==> flow/design.v <==
module DECODER_UNIT
(input wire [1:0]            alu_fun,
output reg arith_enable,logic_enable,comp_enable,shift_enable);
  always@(*)
  begin
    arith_enable = 1'b0;
    logic_enable = 1'b0;
    comp_enable = 1'b0;
    shift_enable = 1'b0;
    case(alu_fun)
      4'b00:arith_enable = 1'b1;
      4'b01:logic_enable = 1'b1;
      4'b10:comp_enable = 1'b1;
      4'b11:shift_enable = 1'b1;
      default: begin
            arith_enable = 1'b0;
            logic_enable = 1'b0;
            comp_enable =1'b 0;
            shift_enable = 1'b0;
        end
      endcase
  end
endmodule
module ARITHMATIC_UNIT#(parameter alu_width =16)
(
  input wire [alu_width-1:0]  A,B,
  input wire                  clk,rst,
  input wire arith_enable,
  input wire [1:0]            alu_fun,
  output reg                  arith_flag,carry_out,
  output reg [alu_width-1:0]  arith_out);
reg [alu_width:0] arith_out_reg;
wire carry_out_reg;
reg arith_flag_reg;  
always@(posedge clk or negedge rst)
begin
  if(!rst)
    begin
    arith_out <= 16'b0;
    carry_out <= 16'b0;
    arith_flag <= 16'b0;
    end
  else
   begin
    arith_out <= arith_out_reg[alu_width-1:0];
    carry_out <= carry_out_reg;
    arith_flag <= arith_flag_reg;
   end 
end
always@(*)
  begin
    arith_out_reg   = 1'b0  ;
    arith_flag_reg  = 1'b0 ;
      if(arith_enable)
        begin
    case(alu_fun)  
    4'b00:begin
    arith_out_reg   = A+B  ;
    arith_flag_reg  = 1'b1 ;
            end
    4'b01:begin
    arith_out_reg   = A-B  ;
    arith_flag_reg  = 1'b1 ;
           end
    4'b10:begin
    arith_out_reg   = A*B  ;
    arith_flag_reg  = 1'b1 ;
            end
    4'b11:begin
    arith_out_reg   = (B == 0) ? {1'b0, {alu_width{1'b1}}} : A/B  ;
    arith_flag_reg  = 1'b1 ;
           end
          endcase
          end    
end
assign carry_out_reg = arith_out_reg[alu_width] ;
endmodule
module LOGIC_UNIT#(parameter alu_width =16)
(
  input wire [alu_width-1:0]  A,B,
  input wire                  clk,rst,
  input wire logic_enable,
  input wire [1:0]            alu_fun,
  output reg                  logic_flag,
  output reg [alu_width-1:0]  logic_out);
reg [alu_width-1:0] logic_out_reg;
reg logic_flag_reg;
always @ (posedge clk or negedge rst)
 begin 
   if (!rst)
     begin
      logic_out  <= 'b0 ;
      logic_flag <= 'b0 ;	
	 end
   else
     begin   
      logic_out  <= logic_out_reg ;
      logic_flag <= logic_flag_reg ;
	 end
 end	
always@(*)
begin
    logic_out_reg  = 1'b0  ;
    logic_flag_reg = 1'b0 ;
    if(logic_enable)
        begin
    case(alu_fun)  
    4'b00:begin
    logic_out_reg   = A&B  ;
    logic_flag_reg  = 1'b1 ;
            end
    4'b01:begin
    logic_out_reg   = A|B  ;
    logic_flag_reg  = 1'b1 ;
           end
    4'b10:begin
    logic_out_reg   = ~(A&B) ;
    logic_flag_reg  = 1'b1 ;
            end
    4'b11:begin
    logic_out_reg   = ~(A|B) ;
    logic_flag_reg  = 1'b1 ;
           end
          endcase
          end            
end 
endmodule
module comparsion_unit#(parameter alu_width =16)
(
  input wire [alu_width-1:0]  A,B,
  input wire                  clk,rst,
  input wire comp_enable,
  input wire [1:0]            alu_fun,
  output reg                  comp_flag,
  output reg [alu_width-1:0]  comp_out);
reg comp_out_reg ;
reg  comp_flag_reg ;
always @ (posedge clk or negedge rst)
 begin 
   if (!rst)
     begin
      comp_out  <= 'b0 ;
      comp_flag <= 'b0 ;	
	 end
   else
     begin   
      comp_out  <= comp_out_reg ;
      comp_flag <= comp_flag_reg ;
	 end
 end
always@(*)
    begin
      comp_out_reg = 1'b0;
      comp_flag_reg = 1'b0;
      if(comp_enable)
        begin
  case(alu_fun)
      4'b00:begin
      comp_out_reg = 1'b0;
      comp_flag_reg = 1'b1;
      end 
      4'b01:begin
        comp_flag_reg  = 1'b1;
        if(A==B)
           begin
    comp_out_reg = 1'b1;
          end
       else
          begin
    comp_out_reg   = 1'b0;
          end
        end
    4'b10:begin
      comp_flag_reg  = 1'b1 ;
      if(A > B)
        begin
    comp_out_reg   = 1'b1;
        end
    else
        begin
    comp_out_reg   = 1'b0;
        end
        end
    4'b11:begin
      comp_flag_reg  = 1'b1;
      if(A < B)
          begin
    comp_out_reg   = 16'b1;
          end
    else
          begin
    comp_out_reg   = 1'b0;
          end
      end
   endcase
          end
   end
  endmodule
module shift_unit#(parameter alu_width =16)
(
  input wire [alu_width-1:0]  A,B,
  input wire                  clk,rst,
  input wire                shift_enable,
  input wire [1:0]            alu_fun,
  output reg                  shift_flag,
  output reg [alu_width-1:0]  shift_out);
reg [alu_width-1:0]  shift_out_reg ;
reg shift_flag_reg ;
always @ (posedge clk or negedge rst)
 begin 
   if (!rst)
     begin
      shift_out  <= 'b0 ;
      shift_flag <= 'b0 ;	
	 end
   else
     begin   
      shift_out  <= shift_out_reg ;
      shift_flag <= shift_flag_reg ;
	 end
 end
   always@(*)
begin
        shift_out_reg = 1'b0;
        shift_flag_reg = 1'b0;
      if(shift_enable)
        begin
      case(alu_fun)  
        4'b00:begin
        shift_flag_reg = 1'b1;
        shift_out_reg = A >> 1;
        end
        4'b01:begin
        shift_out_reg = A << 1;
        shift_flag_reg = 1'b1;
        end
        4'b10:begin
        shift_flag_reg = 1'b1;
        shift_out_reg = B >> 1;
         end
        4'b11:begin
        shift_flag_reg = 1'b1;
        shift_out_reg = B << 1;
        end
      endcase
end
end 
endmodule
module TOP_VIEW#(parameter alu_width =16)
(
  input wire [alu_width-1:0]    A,B,
  input wire                    clk,rst,
  input wire [3:0]              alu_fun,
  output wire                   arith_flag,carry_out,logic_flag,comp_flag,shift_flag,
  output wire [alu_width-1:0]   arith_out,logic_out,comp_out,shift_out
  );
wire                  comp_enable ;
wire                  shift_enable ;
wire                  logic_enable ;
wire                  arith_enable ;
  DECODER_UNIT U_decoder(
  .alu_fun(alu_fun[3:2]),
  .arith_enable(arith_enable),
  .logic_enable(logic_enable),
  .shift_enable(shift_enable),
  .comp_enable(comp_enable)
  );
  ARITHMATIC_UNIT U_arithmatic(
  .A(A),
  .arith_enable(arith_enable),
  .B(B),
  .clk(clk),
  .rst(rst),
  .alu_fun(alu_fun[1:0]),
  .arith_out(arith_out),
  .arith_flag(arith_flag),
  .carry_out(carry_out)
  );
   LOGIC_UNIT U_logic(
  .A(A),
  .logic_enable(logic_enable),
  .B(B),
  .clk(clk),
  .rst(rst),
  .alu_fun(alu_fun[1:0]),
  .logic_out(logic_out),
  .logic_flag(logic_flag)
   );
   comparsion_unit U_comp (
  .A(A),
  .comp_enable(comp_enable),
  .B(B),
  .clk(clk),
  .rst(rst),
  .alu_fun(alu_fun[1:0]),
  .comp_out(comp_out),
  .comp_flag(comp_flag)
  );
  shift_unit U_shift(
  .A(A),
  .shift_enable(shift_enable),
  .B(B),
  .clk(clk),
  .rst(rst),
  .alu_fun(alu_fun[1:0]),
  .shift_out(shift_out),
  .shift_flag(shift_flag)
  );
endmodule
* Step by step through the tools: TOP_VIEW
Tool output for the design above, in the order of the flow. Lines are those of the file above, counted from 1. Operators carry their Yosys type and port widths (W data, S select, Z words). Cell names lack the library's common part. The mark - stands for no value.
Set-up: top module TOP_VIEW, clock clk, standard-cell library sky130hd, library corner tt_025C_1v80

* Word level
Yosys after proc, flatten, opt, wreduce and memory -nomap, before mapping. Enables and synchronous resets that opt folds into registers are not counted as muxes. Memory bits, and registers merged into a memory's read port (data or address), are not among the register bits. Print and check cells are not counted. Equal cells are merged and count once.
Storage and ports: bits in registers 54, input port bits 38, output and inout port bits 69, cells after elaboration 55
Cells by class: $add $sub $neg 2, multiply operators 1, div/mod/pow operators 1, order comparisons 2, equality and inequality tests 7, mux-type cells 21, bitwise logic cells 4, reduce/logical cells 8
Operator list (number):
- $div A16 B16 Y17 | 1
- $mul A16 B16 Y17 | 1
- $pmux W16 S4 | 2
- $pmux W17 S4 | 1
- $mux W17 | 2
- $not A16 Y16 | 2
- $mux W16 | 2
- $add A16 B16 Y17 | 1
- $sub A16 B16 Y17 | 1
- $gt A16 B16 Y1 | 1
- $lt A16 B16 Y1 | 1
- $eq A16 B16 Y1 | 1
- $and A16 B16 Y16 | 1
- $or A16 B16 Y16 | 1
- $logic_not A16 Y1 | 1
- $reduce_or A3 Y1 | 4
- $mux W1 | 9
- $eq A2 B2 Y1 const B | 4
- $pmux W1 S2 | 4
- $eq A2 B1 Y1 const B | 2
- $logic_not A2 Y1 | 2
- $reduce_or A4 Y1 | 1
- $pmux W1 S4 | 1

* Longest topological paths
Longest topological path by Yosys (ltp), each cell counted once; first at word level (registers and memories cut), then after technology mapping (sequential cells cut; the memories' decode and read muxes count).
Depth: word-level depth 4, ABC_AREA 0, mapped depth 143, mapped depth without buffers 134

* Netlist
Yosys stat after the flow's synthesis: flattened, memories mapped to cells. It holds for the ABC_AREA given above (unset counts as 0); a run with the other value may have another netlist. Totals and module areas in this step are rounded.
Cells by type:
- ha_1 | number 251, area in all 3.14E+03 um^2
- fa_1 | number 96, area in all 1.92E+03 um^2
- dfrtp_1 | number 54, area in all 1.35E+03 um^2
- xnor2_1 | number 105, area in all 919.632 um^2
- nor2_1 | number 242, area in all 908.371 um^2
- inv_1 | number 199, area in all 746.966 um^2
- nand2_1 | number 180, area in all 675.648 um^2
- a21oi_1 | number 113, area in all 565.542 um^2
- xor2_1 | number 42, area in all 367.853 um^2
- o21ai_0 | number 68, area in all 340.326 um^2
- mux4_2 | number 15, area in all 337.824 um^2
- nor3_1 | number 64, area in all 320.307 um^2
- mux2_2 | number 27, area in all 304.042 um^2
- mux2i_1 | number 28, area in all 280.269 um^2
- o21a_1 | number 37, area in all 277.766 um^2
- a21o_1 | number 36, area in all 270.259 um^2
- clkbuf_1 | number 69, area in all 258.998 um^2
- nor2b_1 | number 35, area in all 218.96 um^2
Other cell types: 85; their cells: 393.
Synthesis totals: cell count 2054, chip area (Yosys) 16200 um^2, area of sequential cells 1350 um^2, flip-flop cells 54, buffer cells 101
The figures by module come from a second, unflattened synthesis with its own total; it is not the netlist above.
Unflattened totals: cells (unflattened synthesis) 2031, area (unflattened synthesis) 16000 um^2
Rows give one instance, submodules left out.
By module:
- ARITHMATIC_UNIT | times used 1, cells 1837, area 13800 um^2, seq. area 450 um^2
- LOGIC_UNIT | times used 1, cells 56, area 807 um^2, seq. area 425 um^2
- shift_unit | times used 1, cells 55, area 732 um^2, seq. area 425 um^2
- comparsion_unit | times used 1, cells 79, area 628 um^2, seq. area 50.0 um^2
- DECODER_UNIT | times used 1, cells 4, area 26.3 um^2, seq. area 0.0 um^2
- TOP_VIEW | times used 1, cells 0, area 0.0 um^2, seq. area 0.0 um^2

* Worst setup path after synthesis
OpenSTA on the mapped netlist: ideal clock, no wires. The path of least setup slack (recovery checks aside). Input and output delay are each 20% of the period. Register names are those of the netlist, which keeps one name where synthesis merged equal registers.
Timing after synthesis: path kind in2reg, start input B[0], end register U_arithmatic.arith_out[0], clock period 36.0 ns, external input delay 7.200 ns, library setup time 0.124 ns, time at the first pin 7.200 ns, data arrival time 35.642 ns, required time 35.876 ns, setup slack 0.234 ns, delay of the path 28.566 ns, stages on the path 136, path buffers 11, synthesis period reached 35.766 ns
"delay of the path" is the arrival time less input delay plus setup time. "stages on the path" counts driving pins, that of a launching flip-flop among them; a cell with two outputs on the path counts twice. "synthesis period reached" = period - worst setup slack (recovery checks aside). The figure is calculated, with input and output delays left at 20% of the set period. The rows between start and end are the longest chain of elaborated cells between them; the timing report does not say that the signal goes this way. Where chains are equally long, one stands for them. A line is the first line of the expression or statement that the cell stems from. Yosys adds cells for indexed reads and writes and turns some case tables into memories.
On the way, after synthesis: cell sequence clkbuf_1 > clkinv_1 > ha_1 > o21ai_0 > nand2b_1 > a31oi_1 > nor2_1 > ha_1 > o21a_1 > o22ai_1 > or4_1 > o31ai_1 > ha_1 > nor3_1 > a211oi_1 > nand3_1 > mux2_2 > ha_1 > [100 not listed] > a31oi_1 > o21ai_0 > o41a_1 > clkbuf_1 > nor2_1 > a21oi_1 > ha_1 > nor2b_1 > o21a_1 > o21a_1 > o21a_1 > o21ai_0 > nand2b_1 > a21oi_1 > nor3_1 > a2111oi_0 > o21ai_0 > o31a_1, length of the longest elaborated chain 4, elaborated cells between the ends (all ways) 8, RTL lines with such cells 6, those cells by class add/sub: 2; mul: 1; div: 1; mux: 3; reduce/logical: 1
Ends and longest elaborated chain, after synthesis:
- start: declaration | RTL line 251 | input wire [alu_width-1:0]    A,B,
- $div A16 B16 Y17 | RTL line 70 | arith_out_reg   = (B == 0) ? {1'b0, {alu_width{1'b1}}} : A/B  ;
- $mux W17 | RTL line 70
- $pmux W17 S4 | RTL line 56 | case(alu_fun)
- $mux W17 | RTL line 54 | if(arith_enable)
- end: assignment | RTL line 39 | arith_out <= 16'b0;
- end: assignment | RTL line 45 | arith_out <= arith_out_reg[alu_width-1:0];
- end: declaration | RTL line 31 | output reg [alu_width-1:0]  arith_out);

* Path in the finished layout
From the final timing report of run A: the path of least setup slack in the routed layout; clock arrival at registers is part of the times.
Timing post-layout: path kind in2reg, start input B[12], end register U_arithmatic.arith_out[0], clock period 35.1 ns, external input delay 7.02 ns, library setup time 0.11 ns, time at the first pin 7.02 ns, data arrival time 32.61 ns, required time 35.31 ns, setup slack 2.70 ns, stages on the path 126, path buffers 10
The rows between start and end are the longest chain of elaborated cells between them; the timing report does not say that the signal goes this way. Where chains are equally long, one stands for them.
On the way, post-layout: cell sequence buf_4 > nor4_4 > buf_4 > and3_4 > nand2_8 > nor4b_4 > ha_2 > buf_4 > o22ai_4 > or4_4 > o31ai_4 > ha_4 > nor3_4 > a211oi_2 > nand3_2 > buf_6 > mux2_4 > ha_4 > [90 not listed] > nand2b_1 > a21oi_2 > o21ai_2 > o41a_1 > nor2_1 > a21oi_1 > ha_1 > nor2b_1 > o21a_1 > o21a_1 > o21a_1 > o21ai_1 > nand2b_1 > a21oi_2 > nor3_1 > a2111oi_0 > o21ai_0 > o31a_1, length of the longest elaborated chain 4, elaborated cells between the ends (all ways) 5, RTL lines with such cells 3, those cells by class div: 1; mux: 3; reduce/logical: 1
Ends and longest elaborated chain, post-layout:
- start: declaration | RTL line 251 | input wire [alu_width-1:0]    A,B,
- $div A16 B16 Y17 | RTL line 70 | arith_out_reg   = (B == 0) ? {1'b0, {alu_width{1'b1}}} : A/B  ;
- $mux W17 | RTL line 70
- $pmux W17 S4 | RTL line 56 | case(alu_fun)
- $mux W17 | RTL line 54 | if(arith_enable)
- end: assignment | RTL line 39 | arith_out <= 16'b0;
- end: assignment | RTL line 45 | arith_out <= arith_out_reg[alu_width-1:0];
- end: declaration | RTL line 31 | output reg [alu_width-1:0]  arith_out);

==> results <==
Module TOP_VIEW, platform sky130hd: 5 stored runs of the flow (Yosys, OpenROAD) with differing settings, in no particular order. Input and output delays are each 20% of the period that was set; the output load is 0.01 pF.
"clock period reached" is the run's clock period less its worst setup slack. It is reckoned from that one timing run; input and output delays stay at 20% of the period that was set.
"worst path time": the worst setup path's part of the clock period (all of it between registers, 20% less for each end at a port) less its slack. A launch clock that arrives late makes it longer, a capture clock that arrives late makes it shorter.
The measured numbers are rounded.

* Run A | settings: CORE_UTILIZATION 40; SETUP_SLACK_MARGIN 3.93; period_ns 35.1; CAP_MARGIN 20; CORE_MARGIN 2; SLEW_MARGIN 20 | results: area of the standard cells in the finished layout 20900 um^2; lowest setup slack 2.70 ns; worst path time 25.38 ns; kind of the worst setup path in2reg; area of the die 42200 um^2; cell area after synthesis 16200 um^2; clock period reached 32.401 ns
* Run B | settings: CELL_PAD_IN_SITES_GLOBAL_PLACEMENT 2; CORE_MARGIN 7; CORE_UTILIZATION 60; period_ns 36.0; CAP_MARGIN 20; SLEW_MARGIN 20 | did not finish, placement stopped with GPL-0301
* Run C | settings: CELL_PAD_IN_SITES_DETAIL_PLACEMENT 2; CELL_PAD_IN_SITES_GLOBAL_PLACEMENT 2; CORE_MARGIN 7; CORE_UTILIZATION 60; MIN_ROUTING_LAYER met2; period_ns 36.0; CAP_MARGIN 20; SLEW_MARGIN 20 | did not finish, placement stopped with GPL-0301
* Run D | settings: CTS_CLUSTER_DIAMETER 20; MAX_ROUTING_LAYER met4; SETUP_SLACK_MARGIN 5.0; period_ns 36.0; CAP_MARGIN 20; CORE_MARGIN 2; CORE_UTILIZATION 40; SLEW_MARGIN 20 | results: worst path time 25.66 ns; kind of the worst setup path in2reg; clock period reached 32.862 ns; cell area after synthesis 16200 um^2; area of the standard cells in the finished layout 21600 um^2; lowest setup slack 3.14 ns; area of the die 42200 um^2
* Run E | settings: CAP_MARGIN 5; CELL_PAD_IN_SITES_DETAIL_PLACEMENT 2; CORE_UTILIZATION 40; CTS_CLUSTER_DIAMETER 47; MAX_ROUTING_LAYER met5; MIN_ROUTING_LAYER met2; PLACE_DENSITY_LB_ADDON 0.24; TNS_END_PERCENT 45; period_ns 22.8; CORE_MARGIN 2; SLEW_MARGIN 20 | did not finish, placement stopped with DPL-0033
